==> flow/design.v <==
`timescale 1ns / 1ps
module PCPU(
	input clock,
	input enable,
	input reset,
	input start,
	input [15:0] d_datain,
	input [15:0] i_datain,
	input [3:0] select_y,
	output wire [7:0] d_addr,
	output wire [15:0] d_dataout,
	output wire d_we,
	output wire [7:0] i_addr,
	output reg [15:0] y
);
reg state,next_state;
reg [7:0] pc;
reg [15:0] id_ir,ex_ir,mem_ir,wb_ir;
reg [15:0] reg_A, reg_B, reg_C, reg_C1, smdr, smdr1, ALUo; 
reg dw, zf, nf, cf, cin;
reg [15:0] gr[0:7];
assign d_dataout = smdr1;
assign d_we = dw;
assign d_addr = reg_C[7:0];
assign i_addr = pc;
always @(posedge clock or negedge reset)
	begin
		if (!reset)
			state <= 1'b0;
		else
			state <= next_state;
	end
always @(*)
	begin
		case (state)
			1'b0 : 
				if ((enable == 1'b1) && (start == 1'b1))  
					next_state <= 1'b1;
				else	
					next_state <= 1'b0;
			1'b1 :
				if ((enable == 1'b0) || (wb_ir[15:11] == 5'b00001)) 
					next_state <= 1'b0;
				else
					next_state <= 1'b1;
		endcase
	end
always @(posedge clock or negedge reset)
	begin
		if (!reset)
			begin
				id_ir <= 16'b0000_0000_0000_0000;
				pc <= 8'b0000_0000;
			end
		else if (state ==1'b1)
			begin	
            if((ex_ir[15:11] == 5'b11010 && zf == 1'b1) || (ex_ir[15:11] == 5'b11100 && nf == 1'b1)
				    ||(ex_ir[15:11] == 5'b11011 && zf == 1'b0) || (ex_ir[15:11] == 5'b11101 && nf == 1'b0)
					 ||(ex_ir[15:11] == 5'b11110 && cin == 1'b1) || (ex_ir[15:11] == 5'b11111 && cin == 1'b0)
					 || ex_ir[15:11] == 5'b11001)
					begin
					   pc <= ALUo[7:0];
					   id_ir <= 16'b0; 
				   end
				else if(id_ir[15:11] == 5'b11000)
				   begin
                  pc <= id_ir[7:0];	 
					   id_ir <= 16'b0;
               end
				else if(id_ir[15:11] == 5'b00001)  
					begin 
					   pc <= pc; 
					   id_ir <= id_ir; 
					end		
				else if((id_ir[15:11] == 5'b00010)&&(i_datain[15:11]!=5'b11000)&&(i_datain[15:11]!=5'b00000)&&(i_datain[15:11]!=5'b00001)) 
		         begin
		           if((id_ir[10:8]==i_datain[2:0])&&((i_datain[15:11]==5'b01000)||(i_datain[15:11]==5'b10001)
					   ||(i_datain[15:11]==5'b01010)||(i_datain[15:11]==5'b10010)||(i_datain[15:11]==5'b01100)||(i_datain[15:11]==5'b01101)
						||(i_datain[15:11]==5'b01110)||(i_datain[15:11]==5'b01111)))
			           begin
			             pc <= pc;
			             id_ir <= 16'b0;
			           end
			        else if((id_ir[10:8]==i_datain[6:4])&&((i_datain[15:11]==5'b00010)||(i_datain[15:11]==5'b00011)||(i_datain[15:11]==5'b01000)
				      ||(i_datain[15:11]==5'b10001)||(i_datain[15:11]==5'b01010)||(i_datain[15:11]==5'b10010)||(i_datain[15:11]==5'b01101)
						||(i_datain[15:11]==5'b01110)||(i_datain[15:11]==5'b01111)||(i_datain[15:11]==5'b01100)||(i_datain[15:11]==5'b00100)
						||(i_datain[15:11]==5'b00110)||(i_datain[15:11]==5'b00101)||(i_datain[15:11]==5'b00111)))
			           begin
			             pc <= pc;
			             id_ir <= 16'b0;
			           end
		           else if((id_ir[10:8]==i_datain[10:8])&&((i_datain[15:11]==5'b00011)||(i_datain[15:11]==5'b10000)
				      ||(i_datain[15:11]==5'b01011)||(i_datain[15:11]==5'b11001)||(i_datain[15:11]==5'b11010)||(i_datain[15:11]==5'b11011)
					   ||(i_datain[15:11]==5'b11100)||(i_datain[15:11]==5'b11101)||(i_datain[15:11]==5'b11110)||(i_datain[15:11]==5'b11111)||(i_datain[15:11]==5'b01001)))
			           begin
			             pc <= pc;
			             id_ir <= 16'b0;
			           end
					  else
					     begin
						    pc <= pc + 1'b1;
			             id_ir <= i_datain;
						  end
				   end
				else
				   begin
					   pc <= pc + 1'b1;
					   id_ir <= i_datain;
					end
			end
         else if(state==1'b0)
				begin
				   id_ir <= id_ir;
					pc <= pc;
				end			
	end
always @(posedge clock or negedge reset)
	begin
		if (!reset)
			begin
				ex_ir <= 16'b0000_0000_0000_0000;
				reg_A <= 16'b0000_0000_0000_0000;
				reg_B <= 16'b0000_0000_0000_0000; 
				smdr <= 16'b0000_0000_0000_0000;
			end
		else if(state == 1'b1 && ((ex_ir[15:11]==5'b11010 && zf==1'b1) ||(ex_ir[15:11]==5'b11011 && zf==1'b0) 
		      ||(ex_ir[15:11]==5'b11100 && nf==1'b1) || (ex_ir[15:11]==5'b11101 && nf==1'b0) ||(ex_ir[15:11]==5'b11110 && cin==1'b1)
            ||(ex_ir[15:11]==5'b11111 && cin==1'b0) || ex_ir[15:11]==5'b11001))
              ex_ir <= 16'b0;
      else if (state == 1'b1)
			begin
				ex_ir <= id_ir;
				if ((id_ir[15:11] == 5'b11010) || (id_ir[15:11] == 5'b11011) || (id_ir[15:11] == 5'b11100) || (id_ir[15:11] == 5'b11101) 
				  || (id_ir[15:11] == 5'b11110) || (id_ir[15:11] == 5'b11111) || (id_ir[15:11] == 5'b10000) || (id_ir[15:11] == 5'b01001) 
				  || (id_ir[15:11] == 5'b01011) || (id_ir[15:11] == 5'b11001)) 
				  begin
				   if(id_ir[10:8]==ex_ir[10:8]&&(ex_ir[15:11] == 5'b01000 || ex_ir[15:11] == 5'b10000 || ex_ir[15:11] == 5'b01001 || ex_ir[15:11] == 5'b01010
						  || ex_ir[15:11] == 5'b01011 || ex_ir[15:11] == 5'b10001 || ex_ir[15:11] == 5'b10010 || ex_ir[15:11] == 5'b01101 
						  || ex_ir[15:11] == 5'b01110 || ex_ir[15:11] == 5'b01111 || ex_ir[15:11] == 5'b00100 || ex_ir[15:11] == 5'b00110
						  || ex_ir[15:11] == 5'b00101 || ex_ir[15:11] == 5'b00111 ))
					   reg_A <= ALUo; 
					else if(id_ir[10:8] == mem_ir[10:8]&&(mem_ir[15:11] == 5'b01000 || mem_ir[15:11] == 5'b10000 || mem_ir[15:11] == 5'b01001 
						    || mem_ir[15:11] == 5'b01010 || mem_ir[15:11] == 5'b01011 || mem_ir[15:11] == 5'b10001 
							 || mem_ir[15:11] == 5'b10010 || mem_ir[15:11] == 5'b01101 || mem_ir[15:11] == 5'b01110 || mem_ir[15:11] == 5'b01111 
							 || mem_ir[15:11] == 5'b00100 || mem_ir[15:11] == 5'b00110 || mem_ir[15:11] == 5'b00101 || mem_ir[15:11] == 5'b00111 
							 || mem_ir[15:11] == 5'b00010))
						     begin
							     if(mem_ir[15:11]==5'b00010)   
		                       reg_A <= d_datain;
		                    else
	                          reg_A <= reg_C;  
                       end
               else if(wb_ir[10:8] == id_ir[10:8]&&(wb_ir[15:11] == 5'b01000 || wb_ir[15:11] == 5'b10000 || wb_ir[15:11] == 5'b01001 || wb_ir[15:11] == 5'b01010
						    || wb_ir[15:11] == 5'b01011 || wb_ir[15:11] == 5'b10001 || wb_ir[15:11] == 5'b10010 || wb_ir[15:11] == 5'b01101 
						    || wb_ir[15:11] == 5'b01110 || wb_ir[15:11] == 5'b01111 || wb_ir[15:11] == 5'b00100 || wb_ir[15:11] == 5'b00110
						    || wb_ir[15:11] == 5'b00101 || wb_ir[15:11] == 5'b00111 || wb_ir[15:11] == 5'b00010 ))
                       reg_A <= reg_C1;					
					else
					   reg_A <= gr[(id_ir[10:8])]; 
				  end
				else if(id_ir[15:11] == 5'b00010 || id_ir[15:11] == 5'b00011 || id_ir[15:11] == 5'b01000 || id_ir[15:11] == 5'b01010 
				        || id_ir[15:11] == 5'b10001 || id_ir[15:11] == 5'b10010 || id_ir[15:11] == 5'b01100 || id_ir[15:11] == 5'b01101 
						  || id_ir[15:11] == 5'b01110 || id_ir[15:11] == 5'b01111 || id_ir[15:11] == 5'b00100 || id_ir[15:11] == 5'b00110 
						  || id_ir[15:11] == 5'b00101 || id_ir[15:11] == 5'b00111) 
				    begin
					   if( (ex_ir[15:11] == 5'b01000 || ex_ir[15:11] == 5'b10000 || ex_ir[15:11] == 5'b01001 || ex_ir[15:11] == 5'b01010
						  || ex_ir[15:11] == 5'b01011 || ex_ir[15:11] == 5'b10001 || ex_ir[15:11] == 5'b10010 || ex_ir[15:11] == 5'b01101 
						  || ex_ir[15:11] == 5'b01110 || ex_ir[15:11] == 5'b01111 || ex_ir[15:11] == 5'b00100 || ex_ir[15:11] == 5'b00110
						  || ex_ir[15:11] == 5'b00101 || ex_ir[15:11] == 5'b00111 )&& ex_ir[10:8] == id_ir[6:4])
						    reg_A <= ALUo;
						else if( (mem_ir[15:11] == 5'b01000 || mem_ir[15:11] == 5'b10000 || mem_ir[15:11] == 5'b01001 
						      || mem_ir[15:11] == 5'b01010 || mem_ir[15:11] == 5'b01011 || mem_ir[15:11] == 5'b10001 
							   || mem_ir[15:11] == 5'b10010 || mem_ir[15:11] == 5'b01101 || mem_ir[15:11] == 5'b01110 || mem_ir[15:11] == 5'b01111 
							   || mem_ir[15:11] == 5'b00100 || mem_ir[15:11] == 5'b00110 || mem_ir[15:11] == 5'b00101 || mem_ir[15:11] == 5'b00111 
							   || mem_ir[15:11] == 5'b00010)&& mem_ir[10:8] == id_ir[6:4])
							     if(mem_ir[15:11]==5'b00010)
	                          reg_A <= d_datain;
	                       else
							        reg_A <= reg_C;
						else if( (wb_ir[15:11] == 5'b01000 || wb_ir[15:11] == 5'b10000 || wb_ir[15:11] == 5'b01001 || wb_ir[15:11] == 5'b01010
						    || wb_ir[15:11] == 5'b01011 || wb_ir[15:11] == 5'b10001 || wb_ir[15:11] == 5'b10010 || wb_ir[15:11] == 5'b01101 
						    || wb_ir[15:11] == 5'b01110 || wb_ir[15:11] == 5'b01111 || wb_ir[15:11] == 5'b00100 || wb_ir[15:11] == 5'b00110
						    || wb_ir[15:11] == 5'b00101 || wb_ir[15:11] == 5'b00111 || wb_ir[15:11] == 5'b00010 )&& wb_ir[10:8] == id_ir[6:4])
							 reg_A <= reg_C1;
						else
						    reg_A <= gr[id_ir[6:4]]; 
					 end	
			   else if((mem_ir[15:11]==5'b11010 && zf==1'b1) ||(mem_ir[15:11]==5'b11011 && zf==1'b0) 
		          ||(mem_ir[15:11]==5'b11100 && nf==1'b1) || (mem_ir[15:11]==5'b11101 && nf==1'b0) ||(mem_ir[15:11]==5'b11110 && cin==1'b1)
                ||(mem_ir[15:11]==5'b11111 && cin==1'b0) || mem_ir[15:11]==5'b11001)
                    reg_A <= 16'b0;  
				else if(id_ir[15:11] == 5'b11000)
					reg_A <= 16'b0;
				else
					reg_A <= gr[id_ir[6:4]]; 
				if (id_ir[15:11] == 5'b00010 || id_ir[15:11] == 5'b00011 || id_ir[15:11] == 5'b00100 || (id_ir[15:11] == 5'b00110) 
				  || (id_ir[15:11] == 5'b00101) || (id_ir[15:11] == 5'b00111))
					reg_B <= {12'b0000_0000_0000, id_ir[3:0]}; 
				else if ((id_ir[15:11] == 5'b11010) || (id_ir[15:11] == 5'b11011) || (id_ir[15:11] == 5'b11100) || (id_ir[15:11] == 5'b11101)
				      || (id_ir[15:11] == 5'b11110) || (id_ir[15:11] == 5'b11111)
				      || (id_ir[15:11] == 5'b01001) || (id_ir[15:11] == 5'b01011) || (id_ir[15:11] == 5'b11001))
					reg_B <= {8'b0000_0000, id_ir[7:0]}; 
				else if(id_ir[15:11] == 5'b10000)
				   reg_B <= {id_ir[7:0], 8'b0000_0000}; 
				else if(id_ir[15:11] == 5'b01000 || id_ir[15:11] == 5'b01010 || id_ir[15:11] == 5'b10001 || id_ir[15:11] == 5'b10010 
				    || id_ir[15:11] == 5'b01100 || id_ir[15:11] == 5'b01101 || id_ir[15:11] == 5'b01110 || id_ir[15:11] == 5'b01111)
				   begin
					   if( (ex_ir[15:11] == 5'b01000 || ex_ir[15:11] == 5'b10000 || ex_ir[15:11] == 5'b01001 || ex_ir[15:11] == 5'b01010
						  || ex_ir[15:11] == 5'b01011 || ex_ir[15:11] == 5'b10001 || ex_ir[15:11] == 5'b10010 || ex_ir[15:11] == 5'b01101 
						  || ex_ir[15:11] == 5'b01110 || ex_ir[15:11] == 5'b01111 || ex_ir[15:11] == 5'b00100 || ex_ir[15:11] == 5'b00110
						  || ex_ir[15:11] == 5'b00101 || ex_ir[15:11] == 5'b00111 )&& ex_ir[10:8] == id_ir[2:0])
						    reg_B <= ALUo;
						else if( (mem_ir[15:11] == 5'b01000 || mem_ir[15:11] == 5'b10000 || mem_ir[15:11] == 5'b01001 
						   || mem_ir[15:11] == 5'b00010 || mem_ir[15:11] == 5'b01010 || mem_ir[15:11] == 5'b01011 || mem_ir[15:11] == 5'b10001 
							|| mem_ir[15:11] == 5'b10010 || mem_ir[15:11] == 5'b01101 || mem_ir[15:11] == 5'b01110 || mem_ir[15:11] == 5'b01111
							|| mem_ir[15:11] == 5'b00100 || mem_ir[15:11] == 5'b00110 || mem_ir[15:11] == 5'b00101 || mem_ir[15:11] == 5'b00111 )
							&& mem_ir[10:8] == id_ir[2:0])
                      begin
		                   if(mem_ir[15:11]==5'b00010)
		                       reg_B <= d_datain;
		                   else
		                       reg_B <= reg_C;
                      end
						else if( (wb_ir[15:11] == 5'b01000 || wb_ir[15:11] == 5'b10000 || wb_ir[15:11] == 5'b01001 || wb_ir[15:11] == 5'b01010
						   || wb_ir[15:11] == 5'b01011 || wb_ir[15:11] == 5'b10001 || wb_ir[15:11] == 5'b10010 || wb_ir[15:11] == 5'b01101 
						   || wb_ir[15:11] == 5'b01110 || wb_ir[15:11] == 5'b01111 || wb_ir[15:11] == 5'b00100 || wb_ir[15:11] == 5'b00110
						   || wb_ir[15:11] == 5'b00101 || wb_ir[15:11] == 5'b00111 || wb_ir[15:11] == 5'b00010)&& wb_ir[10:8] == id_ir[2:0])
							 reg_B <= reg_C1;
						else
						    reg_B <= gr[id_ir[2:0]]; 
					 end
				else if((mem_ir[15:11]==5'b11010 && zf==1'b1) ||(mem_ir[15:11]==5'b11011 && zf==1'b0) 
		          ||(mem_ir[15:11]==5'b11100 && nf==1'b1) || (mem_ir[15:11]==5'b11101 && nf==1'b0) ||(mem_ir[15:11]==5'b11110 && cin==1'b1)
                ||(mem_ir[15:11]==5'b11111 && cin==1'b0) || mem_ir[15:11]==5'b11001)
                    reg_B <= 16'b0; 
				else if(id_ir[15:11] == 5'b11000)
				   reg_B <= 16'b0;
				else
					reg_B <= gr[id_ir[2:0]]; 
			   if (id_ir[15:11] == 5'b00011)
				   begin
					  if(id_ir[10:8] == ex_ir[10:8] && (ex_ir[15:11] == 5'b01000 || ex_ir[15:11] == 5'b10000 || ex_ir[15:11] == 5'b01001 
					     || ex_ir[15:11] == 5'b01010 || ex_ir[15:11] == 5'b01011 || ex_ir[15:11] == 5'b10001 || ex_ir[15:11] == 5'b10010 
					     || ex_ir[15:11] == 5'b01101 || ex_ir[15:11] == 5'b01110 || ex_ir[15:11] == 5'b01111 || ex_ir[15:11] == 5'b00100 
					     || ex_ir[15:11] == 5'b00110 || ex_ir[15:11] == 5'b00101 || ex_ir[15:11] == 5'b00111 ))
						   smdr <= ALUo;
					  else if(id_ir[10:8] == mem_ir[10:8] && (mem_ir[15:11] == 5'b01000 || mem_ir[15:11] == 5'b10000 
					     || mem_ir[15:11] == 5'b01001 || mem_ir[15:11] == 5'b01010 || mem_ir[15:11] == 5'b01011 || mem_ir[15:11] == 5'b10001 
						  || mem_ir[15:11] == 5'b10010 || mem_ir[15:11] == 5'b01101 || mem_ir[15:11] == 5'b01110 || mem_ir[15:11] == 5'b01111
						  || mem_ir[15:11] == 5'b00100 || mem_ir[15:11] == 5'b00110 || mem_ir[15:11] == 5'b00101 || mem_ir[15:11] == 5'b00111
						  || mem_ir[15:11] == 5'b00010))
						   begin
		                  if(mem_ir[15:11]==5'b00010)
		                      smdr <= d_datain;
		                  else
		                      smdr <= reg_C;                  
                     end
					  else if(id_ir[10:8] == wb_ir[10:8] && (wb_ir[15:11] == 5'b01000 || wb_ir[15:11] == 5'b10000 
					     || wb_ir[15:11] == 5'b00010 || wb_ir[15:11] == 5'b01001 || wb_ir[15:11] == 5'b01010 || wb_ir[15:11] == 5'b01011 
						  || wb_ir[15:11] == 5'b10001 || wb_ir[15:11] == 5'b10010 || wb_ir[15:11] == 5'b01101 || wb_ir[15:11] == 5'b01110 
						  || wb_ir[15:11] == 5'b01111 || wb_ir[15:11] == 5'b00100 || wb_ir[15:11] == 5'b00110 || wb_ir[15:11] == 5'b00101 
						  || wb_ir[15:11] == 5'b00111 ))
						   smdr <= reg_C1;
					  else
					      smdr <= gr[id_ir[10:8]];
					end
				else
				    smdr <= gr[id_ir[10:8]];
			end
   end
reg signed [15:0] reg_A1; 
always @(*)
begin
  reg_A1 <= reg_A;
end
always @(*)
	begin
	  if(ex_ir[15:11] == 5'b01000 || ex_ir[15:11] == 5'b10000 || ex_ir[15:11] == 5'b01001) 
	     {cf, ALUo} <= reg_A + reg_B;
	  else if(ex_ir[15:11] == 5'b01100 || (ex_ir[15:11] == 5'b01010) || (ex_ir[15:11] == 5'b01011))
	     {cf, ALUo} <= reg_A - reg_B;
	  else if(ex_ir[15:11] == 5'b10001)
	     {cf, ALUo} <= reg_A + reg_B + cin;
	  else if(ex_ir[15:11] == 5'b10010)
	     {cf, ALUo} <= reg_A - reg_B - cin;
     else if(ex_ir[15:11] == 5'b01101)
        {cf, ALUo} <= reg_A & reg_B; 	  
	  else if(ex_ir[15:11] == 5'b01110)
	     {cf, ALUo} <= reg_A | reg_B;
	  else if(ex_ir[15:11] == 5'b01111)
	     {cf, ALUo} <= reg_A ^ reg_B;
	  else if(ex_ir[15:11] == 5'b00100)
	     {cf, ALUo} <= reg_A << reg_B;
	  else if(ex_ir[15:11] == 5'b00110)
	     {cf, ALUo} <= reg_A >> reg_B;
	  else if(ex_ir[15:11] == 5'b00101)
	     {cf, ALUo} <= reg_A <<< reg_B;
	  else if(ex_ir[15:11] == 5'b00111)
	     {cf, ALUo} <= reg_A1 >>> reg_B;
	  else if(ex_ir[15:11] == 5'b00010 || ex_ir[15:11] == 5'b00011 
	         || ex_ir[15:11] == 5'b11100 || ex_ir[15:11] == 5'b11101 || ex_ir[15:11] == 5'b11010 || ex_ir[15:11] == 5'b11011
				|| ex_ir[15:11] == 5'b11110 || ex_ir[15:11] == 5'b11111 || ex_ir[15:11] == 5'b11001)
		  {cf, ALUo} <= reg_A + reg_B;
	  else 
	     {cf, ALUo} <= 17'b0;
	end		
always @(posedge clock or negedge reset)
	begin
		if (!reset)
			begin
				mem_ir <= 16'b0000_0000_0000_0000;
				reg_C <= 16'b0000_0000_0000_0000;
				smdr1 <= 16'b0000_0000_0000_0000;
				zf <= 1'b0;
				nf <= 1'b0;
				cin <= 1'b0;
				dw <= 1'b0;
			end	
	   else if (state == 1'b1)
			begin
				mem_ir <= ex_ir;
				reg_C <= ALUo;
				if ((ex_ir[15:11] == 5'b01000) || (ex_ir[15:11] == 5'b01100) || (ex_ir[15:11] == 5'b10000) || (ex_ir[15:11] == 5'b01001) 
				 || (ex_ir[15:11] == 5'b10001) || (ex_ir[15:11] == 5'b01010) || (ex_ir[15:11] == 5'b01011) || (ex_ir[15:11] == 5'b10010))
					begin
						if (ALUo == 16'b0000_0000_0000_0000)
							zf <= 1'b1; 
						else
							zf <= 1'b0;
						if (ALUo[15] == 1'b1) 
							nf <= 1'b1;
						else
							nf <= 1'b0;
					end
				else
				  begin
				     zf <= zf;
					  nf <= nf;
				  end
				if ((ex_ir[15:11] == 5'b01000) || (ex_ir[15:11] == 5'b10000) || (ex_ir[15:11] == 5'b01001) || (ex_ir[15:11] == 5'b10001)
				 || (ex_ir[15:11] == 5'b01010) || (ex_ir[15:11] == 5'b01011) || (ex_ir[15:11] == 5'b10010))					
					  cin <= cf;
				else
					  cin <= cin; 
				if (ex_ir[15:11] == 5'b00011)
					begin
						dw <= 1'b1; 
						smdr1 <= smdr;
					end
				else
				   begin
					   dw <= 1'b0;
						smdr1 <= 16'b0;
					end
			end
   end	  
always @(posedge clock or negedge reset)
	begin
		if (!reset)
			begin
				wb_ir <= 16'b0000_0000_0000_0000;
				reg_C1 <= 16'b0000_0000_0000_0000;
			end	
		else if (state == 1'b1)
			begin
				wb_ir <= mem_ir;
				if (mem_ir[15:11] == 5'b00010)
						reg_C1 <= d_datain;
				else
						reg_C1 <= reg_C;
			end
   end		
always @(posedge clock or negedge reset)
	begin
		if (!reset)
			begin
				gr[7] <= 16'b0000_0000_0000_0000;
				gr[6] <= 16'b0000_0000_0000_0000;
				gr[5] <= 16'b0000_0000_0000_0000;
				gr[4] <= 16'b0000_0000_0000_0000;
				gr[3] <= 16'b0000_0000_0000_0000;
				gr[2] <= 16'b0000_0000_0000_0000;
				gr[1] <= 16'b0000_0000_0000_0000;
				gr[0] <= 16'b0000_0000_0000_0000;
			end	
		else if (state == 1'b1)
			begin
				if ((wb_ir[15:11] == 5'b00010) || (wb_ir[15:11] == 5'b01000) || (wb_ir[15:11] == 5'b10000) || (wb_ir[15:11] == 5'b01001)
				 || (wb_ir[15:11] == 5'b10001) || (wb_ir[15:11] == 5'b01010) || (wb_ir[15:11] == 5'b01011) || (wb_ir[15:11] == 5'b10010)
				 ||(wb_ir[15:11] == 5'b01101) ||(wb_ir[15:11] == 5'b01110) ||(wb_ir[15:11] == 5'b01111) || (wb_ir[15:11] == 5'b00100)
				 ||(wb_ir[15:11] == 5'b00110) ||(wb_ir[15:11] == 5'b00101) || (wb_ir[15:11] == 5'b00111))
					gr[wb_ir[10:8]] <= reg_C1; 
				else
				   gr[wb_ir[10:8]] <= gr[wb_ir[10:8]];
			end
   end		
always @(*)
begin
	case(select_y)
		4'b0000: y <= pc;
		4'b0001: y <= id_ir;
		4'b0010: y <= reg_A;
		4'b0011: y <= reg_B;
		4'b0100: y <= reg_C;
		4'b0101: y <= reg_C1;
		4'b0110: y <= {15'b000000000000000,zf};
		4'b0111: y <= {15'b000000000000000,cin};
		4'b1000: y <= {15'b000000000000000,nf};
		4'b1001: y <= gr[1];
		4'b1010: y <= gr[2];
		4'b1011: y <= gr[3];
		4'b1100: y <= gr[4];
		4'b1101: y <= gr[5];
		4'b1110: y <= gr[6];
		4'b1111: y <= gr[7];
endcase
end
endmodule
### Reports on PCPU

Tool output for the design above, in the order of the flow.
Lines are those of the file above, counted from 1.
The mark - stands for no value.

| inputs | value |
|---|---|
| design top | PCPU |
| clock port | clock |
| cell library | sky130hd |
| library corner | tt_025C_1v80 |

### After elaboration

Yosys after proc, flatten, opt, wreduce and memory -nomap, before mapping. Print and check cells are not counted.

| word-level totals | value |
|---|---|
| register bits | 301 |
| input port bits | 40 |
| output and inout bits | 49 |
| elaborated cells | 541 |

| operators by class | value |
|---|---|
| add/subtract/negate cells | 5 |
| eq/ne operators | 174 |
| shift operators | 4 |
| muxes and demuxes | 88 |
| bitwise gates (word level) | 9 |
| reductions and logical operators | 237 |

Operators with widths:

| operator | number |
|---|---|
| 2-to-1 mux 16 bit | 58 |
| parallel mux 16 bit (select 8 bit) | 3 |
| parallel mux 16 bit (select 16 bit) | 1 |
| == test 5 bit with constant B | 44 |
| 2-to-1 mux 17 bit | 12 |
| == test 5 x 4 -> 1 bit with constant B | 38 |
| logical OR 1 bit | 186 |
| parallel mux 16 bit (select 7 bit) | 1 |
| == test 5 x 3 -> 1 bit with constant B | 20 |
| 2-to-1 mux 8 bit | 7 |
| == test 3 bit with constant B | 16 |
| == test 5 x 2 -> 1 bit with constant B | 8 |
| == test 3 bit | 13 |
| == test 4 bit with constant B | 8 |
| logical AND 1 bit | 30 |
| AND reduction 2 bit | 12 |
| == test 3 x 2 -> 1 bit with constant B | 8 |
| adder 16 x 16 -> 17 bit | 1 |
| subtractor 16 x 16 -> 17 bit | 1 |
| << shifter 16 x 16 -> 17 bit | 1 |
| >> shifter 16 x 16 -> 17 bit | 1 |
| <<< shifter 16 x 16 -> 17 bit | 1 |
| >>> shifter 16 x 16 -> 17 bit | 1 |
| adder 17 x 1 -> 17 bit | 1 |
| subtractor 17 x 1 -> 17 bit | 1 |
| bitwise AND 16 bit | 1 |
| bitwise OR 16 bit | 1 |
| bitwise XOR 16 bit | 1 |

Other operator kinds: 19; their cells: 41.

### Logic depth

Longest topological path by Yosys (ltp), each cell counted once; first at word level (registers and memories cut), then after technology mapping (sequential cells cut; the memories' decode and read muxes count).

| logic depth | value |
|---|---|
| depth in word-level cells | 26 |
| ABC_AREA | 0 |
| mapped depth | 18 |
| gate-level depth less buffers | 15 |

### After synthesis

The flow's flattened synthesis, as Yosys stat reports it; memories are mapped. The netlist is that of the ABC_AREA named above (0 if unset); the other value can give another one.

Cells by type:

| cell | number | total area (µm²) |
|---|---|---|
| sky130_fd_sc_hd__dfrtp_1 | 277 | 6.93E+03 |
| sky130_fd_sc_hd__mux4_2 | 73 | 1.64E+03 |
| sky130_fd_sc_hd__o21ai_0 | 304 | 1.52E+03 |
| sky130_fd_sc_hd__nand2_1 | 352 | 1.32E+03 |
| sky130_fd_sc_hd__mux2i_1 | 112 | 1.12E+03 |
| sky130_fd_sc_hd__nor2_1 | 293 | 1.1E+03 |
| sky130_fd_sc_hd__a21oi_1 | 207 | 1.04E+03 |
| sky130_fd_sc_hd__clkbuf_1 | 213 | 799.517 |
| sky130_fd_sc_hd__mux2_2 | 71 | 799.517 |
| sky130_fd_sc_hd__a22o_1 | 90 | 788.256 |
| sky130_fd_sc_hd__ha_1 | 53 | 663.136 |
| sky130_fd_sc_hd__a221oi_1 | 74 | 648.122 |
| sky130_fd_sc_hd__nand3_1 | 86 | 430.413 |
| sky130_fd_sc_hd__xor2_1 | 44 | 385.37 |
| sky130_fd_sc_hd__o211ai_1 | 48 | 360.346 |
| sky130_fd_sc_hd__a211oi_1 | 46 | 345.331 |
| sky130_fd_sc_hd__a22oi_1 | 46 | 345.331 |
| sky130_fd_sc_hd__inv_1 | 90 | 337.824 |

Not listed: further types 83, cells in them 696.

| mapped netlist | value |
|---|---|
| cell count | 3175 |
| cell area after synthesis | 25728.4 µm² |
| area of sequential cells | 6931.6 µm² |
| flip-flop cells | 277 |
| buffers | 280 |

### Worst setup path after synthesis

Path of least setup slack by OpenSTA after synthesis, without wires, with an ideal clock, recovery checks aside; 20% of the period is set as input and as output delay. Where synthesis merged equal registers, the netlist keeps one of their names.

| timing path after synthesis | value |
|---|---|
| kind | flip-flop to flip-flop |
| start | register reg_B[2] |
| end | register zf |
| period | 5.5 ns |
| setup time | 0.077 ns |
| time at the first pin | 0.000 ns |
| arrival | 4.140 ns |
| required time | 5.423 ns |
| slack | 1.283 ns |
| path delay | 4.217 ns |
| driving pins on the path | 18 |
| buffers on the path | 4 |
| period reached after synthesis | 4.217 ns |

"path delay" is the arrival time less input delay plus setup time.
"driving pins on the path" counts driving pins, that of a launching flip-flop among them; a cell with two outputs on the path counts twice.
"period reached after synthesis" is the clock period less the worst setup slack; recovery checks do not enter. This is arithmetic on one report: input and output delays are still those of the set period (20% each).
The rows between start and end are the longest chain of elaborated cells between them; the timing report does not say that the signal goes this way. Where chains are equally long, one stands for them.
Each line given opens the expression or statement behind the cell; cells for indexed reads and writes are added by Yosys, which also makes memories of some case tables.
At most two assigning lines are given for a register; there are more.

| between the ends, after synthesis | value |
|---|---|
| cells stage by stage | sky130_fd_sc_hd__dfrtp_1 -> sky130_fd_sc_hd__buf_2 -> sky130_fd_sc_hd__inv_2 -> sky130_fd_sc_hd__buf_2 -> sky130_fd_sc_hd__buf_1 -> sky130_fd_sc_hd__ha_1 -> sky130_fd_sc_hd__buf_6 -> sky130_fd_sc_hd__a21o_1 -> sky130_fd_sc_hd__a31oi_1 -> sky130_fd_sc_hd__nand4_1 -> sky130_fd_sc_hd__nor4_2 -> sky130_fd_sc_hd__nor4b_4 -> sky130_fd_sc_hd__xnor2_1 -> sky130_fd_sc_hd__nor2_1 -> sky130_fd_sc_hd__a2111oi_2 -> sky130_fd_sc_hd__nor4b_1 -> sky130_fd_sc_hd__nand4_1 -> sky130_fd_sc_hd__o21ai_1 |
| length of the longest elaborated chain | 15 |
| elaborated cells on any way between the ends | 25 |
| those cells by class | add/sub (4); shift (4); mux (13); logic (3); reduce/logical (1) |

Ends and longest elaborated chain, after synthesis:

| element | line | text |
|---|---|---|
| from (decl) | 19 | `reg [15:0] reg_A, reg_B, reg_C, reg_C1, smdr, smdr1, ALUo;` |
| from (assign) | 198 | `reg_B <= {12'b0000_0000_0000, id_ir[3:0]};` |
| from (assign) | 202 | `reg_B <= {8'b0000_0000, id_ir[7:0]};` |
| adder 16 x 16 -> 17 bit | 303 | `{cf, ALUo} <= reg_A + reg_B;` |
| 2-to-1 mux 17 bit | 300 | `else if(ex_ir[15:11] == 5'b00010 \|\| ex_ir[15:11] == 5'b00011` |
| 2-to-1 mux 17 bit | 298 | `else if(ex_ir[15:11] == 5'b00111)` |
| 2-to-1 mux 17 bit | 296 | `else if(ex_ir[15:11] == 5'b00101)` |
| 2-to-1 mux 17 bit | 294 | `else if(ex_ir[15:11] == 5'b00110)` |
| 2-to-1 mux 17 bit | 292 | `else if(ex_ir[15:11] == 5'b00100)` |
| 2-to-1 mux 17 bit | 290 | `else if(ex_ir[15:11] == 5'b01111)` |
| 2-to-1 mux 17 bit | 288 | `else if(ex_ir[15:11] == 5'b01110)` |
| 2-to-1 mux 17 bit | 286 | `else if(ex_ir[15:11] == 5'b01101)` |
| 2-to-1 mux 17 bit | 284 | `else if(ex_ir[15:11] == 5'b10010)` |
| 2-to-1 mux 17 bit | 282 | `else if(ex_ir[15:11] == 5'b10001)` |
| 2-to-1 mux 17 bit | 280 | `else if(ex_ir[15:11] == 5'b01100 \|\| (ex_ir[15:11] == 5'b01010) \|\| (ex_ir[15:11] == 5'b01011))` |
| 2-to-1 mux 17 bit | 278 | `if(ex_ir[15:11] == 5'b01000 \|\| ex_ir[15:11] == 5'b10000 \|\| ex_ir[15:11] == 5'b01001)` |
| logical NOT 16 bit | 326 | `if (ALUo == 16'b0000_0000_0000_0000)` |
| 2-to-1 mux 1 bit | 326 |  |
| to (assign) | 327 | `zf <= 1'b1;` |
| to (assign) | 337 | `zf <= zf;` |
| to (decl) | 20 | `reg dw, zf, nf, cf, cin;` |

### Path in the finished layout

From the final timing report of entry B: the path of least setup slack in the routed layout; clock arrival at registers is part of the times.

| timing path after layout | value |
|---|---|
| kind | flip-flop to flip-flop |
| start | register reg_B[2] |
| end | register smdr[6] |
| period | 5.23 ns |
| setup time | 0.08 ns |
| time at the first pin | 0.55 ns |
| arrival | 5.38 ns |
| required time | 5.69 ns |
| slack | 0.31 ns |
| driving pins on the path | 14 |
| buffers on the path | 1 |

The rows between start and end are the longest chain of elaborated cells between them; the timing report does not say that the signal goes this way. Where chains are equally long, one stands for them.
At most two assigning lines are given for a register; there are more.

| between the ends, after layout | value |
|---|---|
| cells stage by stage | sky130_fd_sc_hd__dfrtp_1 -> sky130_fd_sc_hd__inv_2 -> sky130_fd_sc_hd__ha_1 -> sky130_fd_sc_hd__a21oi_1 -> sky130_fd_sc_hd__o221ai_2 -> sky130_fd_sc_hd__xnor2_1 -> sky130_fd_sc_hd__or4_1 -> sky130_fd_sc_hd__o21ai_0 -> sky130_fd_sc_hd__a32oi_1 -> sky130_fd_sc_hd__buf_2 -> sky130_fd_sc_hd__nor2_1 -> sky130_fd_sc_hd__a21oi_1 -> sky130_fd_sc_hd__a21oi_1 -> sky130_fd_sc_hd__o21ai_0 |
| length of the longest elaborated chain | 15 |
| elaborated cells on any way between the ends | 22 |
| those cells by class | add/sub (4); shift (4); mux (14) |

Ends and longest elaborated chain, after layout:

| element | line | text |
|---|---|---|
| from (decl) | 19 | `reg [15:0] reg_A, reg_B, reg_C, reg_C1, smdr, smdr1, ALUo;` |
| from (assign) | 198 | `reg_B <= {12'b0000_0000_0000, id_ir[3:0]};` |
| from (assign) | 202 | `reg_B <= {8'b0000_0000, id_ir[7:0]};` |
| adder 16 x 16 -> 17 bit | 303 | `{cf, ALUo} <= reg_A + reg_B;` |
| 2-to-1 mux 17 bit | 300 | `else if(ex_ir[15:11] == 5'b00010 \|\| ex_ir[15:11] == 5'b00011` |
| 2-to-1 mux 17 bit | 298 | `else if(ex_ir[15:11] == 5'b00111)` |
| 2-to-1 mux 17 bit | 296 | `else if(ex_ir[15:11] == 5'b00101)` |
| 2-to-1 mux 17 bit | 294 | `else if(ex_ir[15:11] == 5'b00110)` |
| 2-to-1 mux 17 bit | 292 | `else if(ex_ir[15:11] == 5'b00100)` |
| 2-to-1 mux 17 bit | 290 | `else if(ex_ir[15:11] == 5'b01111)` |
| 2-to-1 mux 17 bit | 288 | `else if(ex_ir[15:11] == 5'b01110)` |
| 2-to-1 mux 17 bit | 286 | `else if(ex_ir[15:11] == 5'b01101)` |
| 2-to-1 mux 17 bit | 284 | `else if(ex_ir[15:11] == 5'b10010)` |
| 2-to-1 mux 17 bit | 282 | `else if(ex_ir[15:11] == 5'b10001)` |
| 2-to-1 mux 17 bit | 280 | `else if(ex_ir[15:11] == 5'b01100 \|\| (ex_ir[15:11] == 5'b01010) \|\| (ex_ir[15:11] == 5'b01011))` |
| 2-to-1 mux 17 bit | 278 | `if(ex_ir[15:11] == 5'b01000 \|\| ex_ir[15:11] == 5'b10000 \|\| ex_ir[15:11] == 5'b01001)` |
| 2-to-1 mux 16 bit | 242 | `if(id_ir[10:8] == ex_ir[10:8] && (ex_ir[15:11] == 5'b01000 \|\| ex_ir[15:11] == 5'b10000 \|\| ex_ir[15:11] == 5'b0 ...` |
| 2-to-1 mux 16 bit | 240 | `if (id_ir[15:11] == 5'b00011)` |
| to (assign) | 246 | `smdr <= ALUo;` |
| to (assign) | 254 | `smdr <= d_datain;` |
| to (decl) | 19 |  |

Record of 3 stored runs of the RTL-to-layout flow on PCPU, platform sky130hd. The runs are unordered. Constraints: input delay and output delay 20% of the set period each, output load 0.01 pF.
"period achieved" = clock period - worst setup slack. The figure is calculated, with input and output delays left at 20% of the set period.
"critical setup path time" is the time allowed to the run's worst setup path (the clock period less input and output delay, where it has them) less its slack. Clock arrival times count: a late capture clock shortens it, a late launch clock lengthens it.
By "total power after layout" is meant OpenSTA's value without simulated activity: inputs other than the clock are taken to toggle once in ten clock periods, and the tool carries that through the logic.

#### Entry A

| setting | value |
|---|---|
| ABC_AREA | `1` |
| CAP_MARGIN | `15` |
| CELL_PAD_IN_SITES_DETAIL_PLACEMENT | `1` |
| CELL_PAD_IN_SITES_GLOBAL_PLACEMENT | `1` |
| CORE_ASPECT_RATIO | `0.85` |
| CORE_MARGIN | `4` |
| CORE_UTILIZATION | `60` |
| CTS_CLUSTER_DIAMETER | `260` |
| CTS_CLUSTER_SIZE | `44` |
| GPL_ROUTABILITY_DRIVEN | `0` |
| GPL_TIMING_DRIVEN | `1` |
| HOLD_SLACK_MARGIN | `0.13` |
| MAX_ROUTING_LAYER | `met4` |
| PLACE_DENSITY_LB_ADDON | `0.03` |
| SETUP_SLACK_MARGIN | `0.87` |
| SLEW_MARGIN | `5` |
| period_ns | `5.14` |

Did not finish, placement stopped with FLW-0024.

#### Entry B

| setting | value |
|---|---|
| CORE_UTILIZATION | `40` |
| period_ns | `5.23` |
| CAP_MARGIN | `20` |
| CORE_MARGIN | `2` |
| SLEW_MARGIN | `20` |

| result | value |
|---|---|
| synthesized cell area | 25728.4 µm² |
| die footprint | 66365.5 µm² |
| standard-cell area of the final layout | 29006.6 µm² |
| post-layout utilization | 0.458 |
| setup slack of the worst path | 0.306 ns |
| sum of negative setup slack | 0.000 ns |
| worst hold slack in the final report | 0.477 ns |
| total power after layout | 24137 µW |
| period achieved | 4.924 ns |
| critical setup path time | 4.92 ns |
| type of the worst setup path | flip-flop to flip-flop |

#### Entry C

| setting | value |
|---|---|
| CELL_PAD_IN_SITES_DETAIL_PLACEMENT | `1` |
| CELL_PAD_IN_SITES_GLOBAL_PLACEMENT | `3` |
| CORE_MARGIN | `9` |
| CORE_UTILIZATION | `63` |
| MAX_ROUTING_LAYER | `met5` |
| PLACE_DENSITY_LB_ADDON | `0.29` |
| SETUP_SLACK_MARGIN | `1.3` |
| period_ns | `5.82` |
| CAP_MARGIN | `20` |
| SLEW_MARGIN | `20` |

Did not finish, placement stopped with FLW-0024.
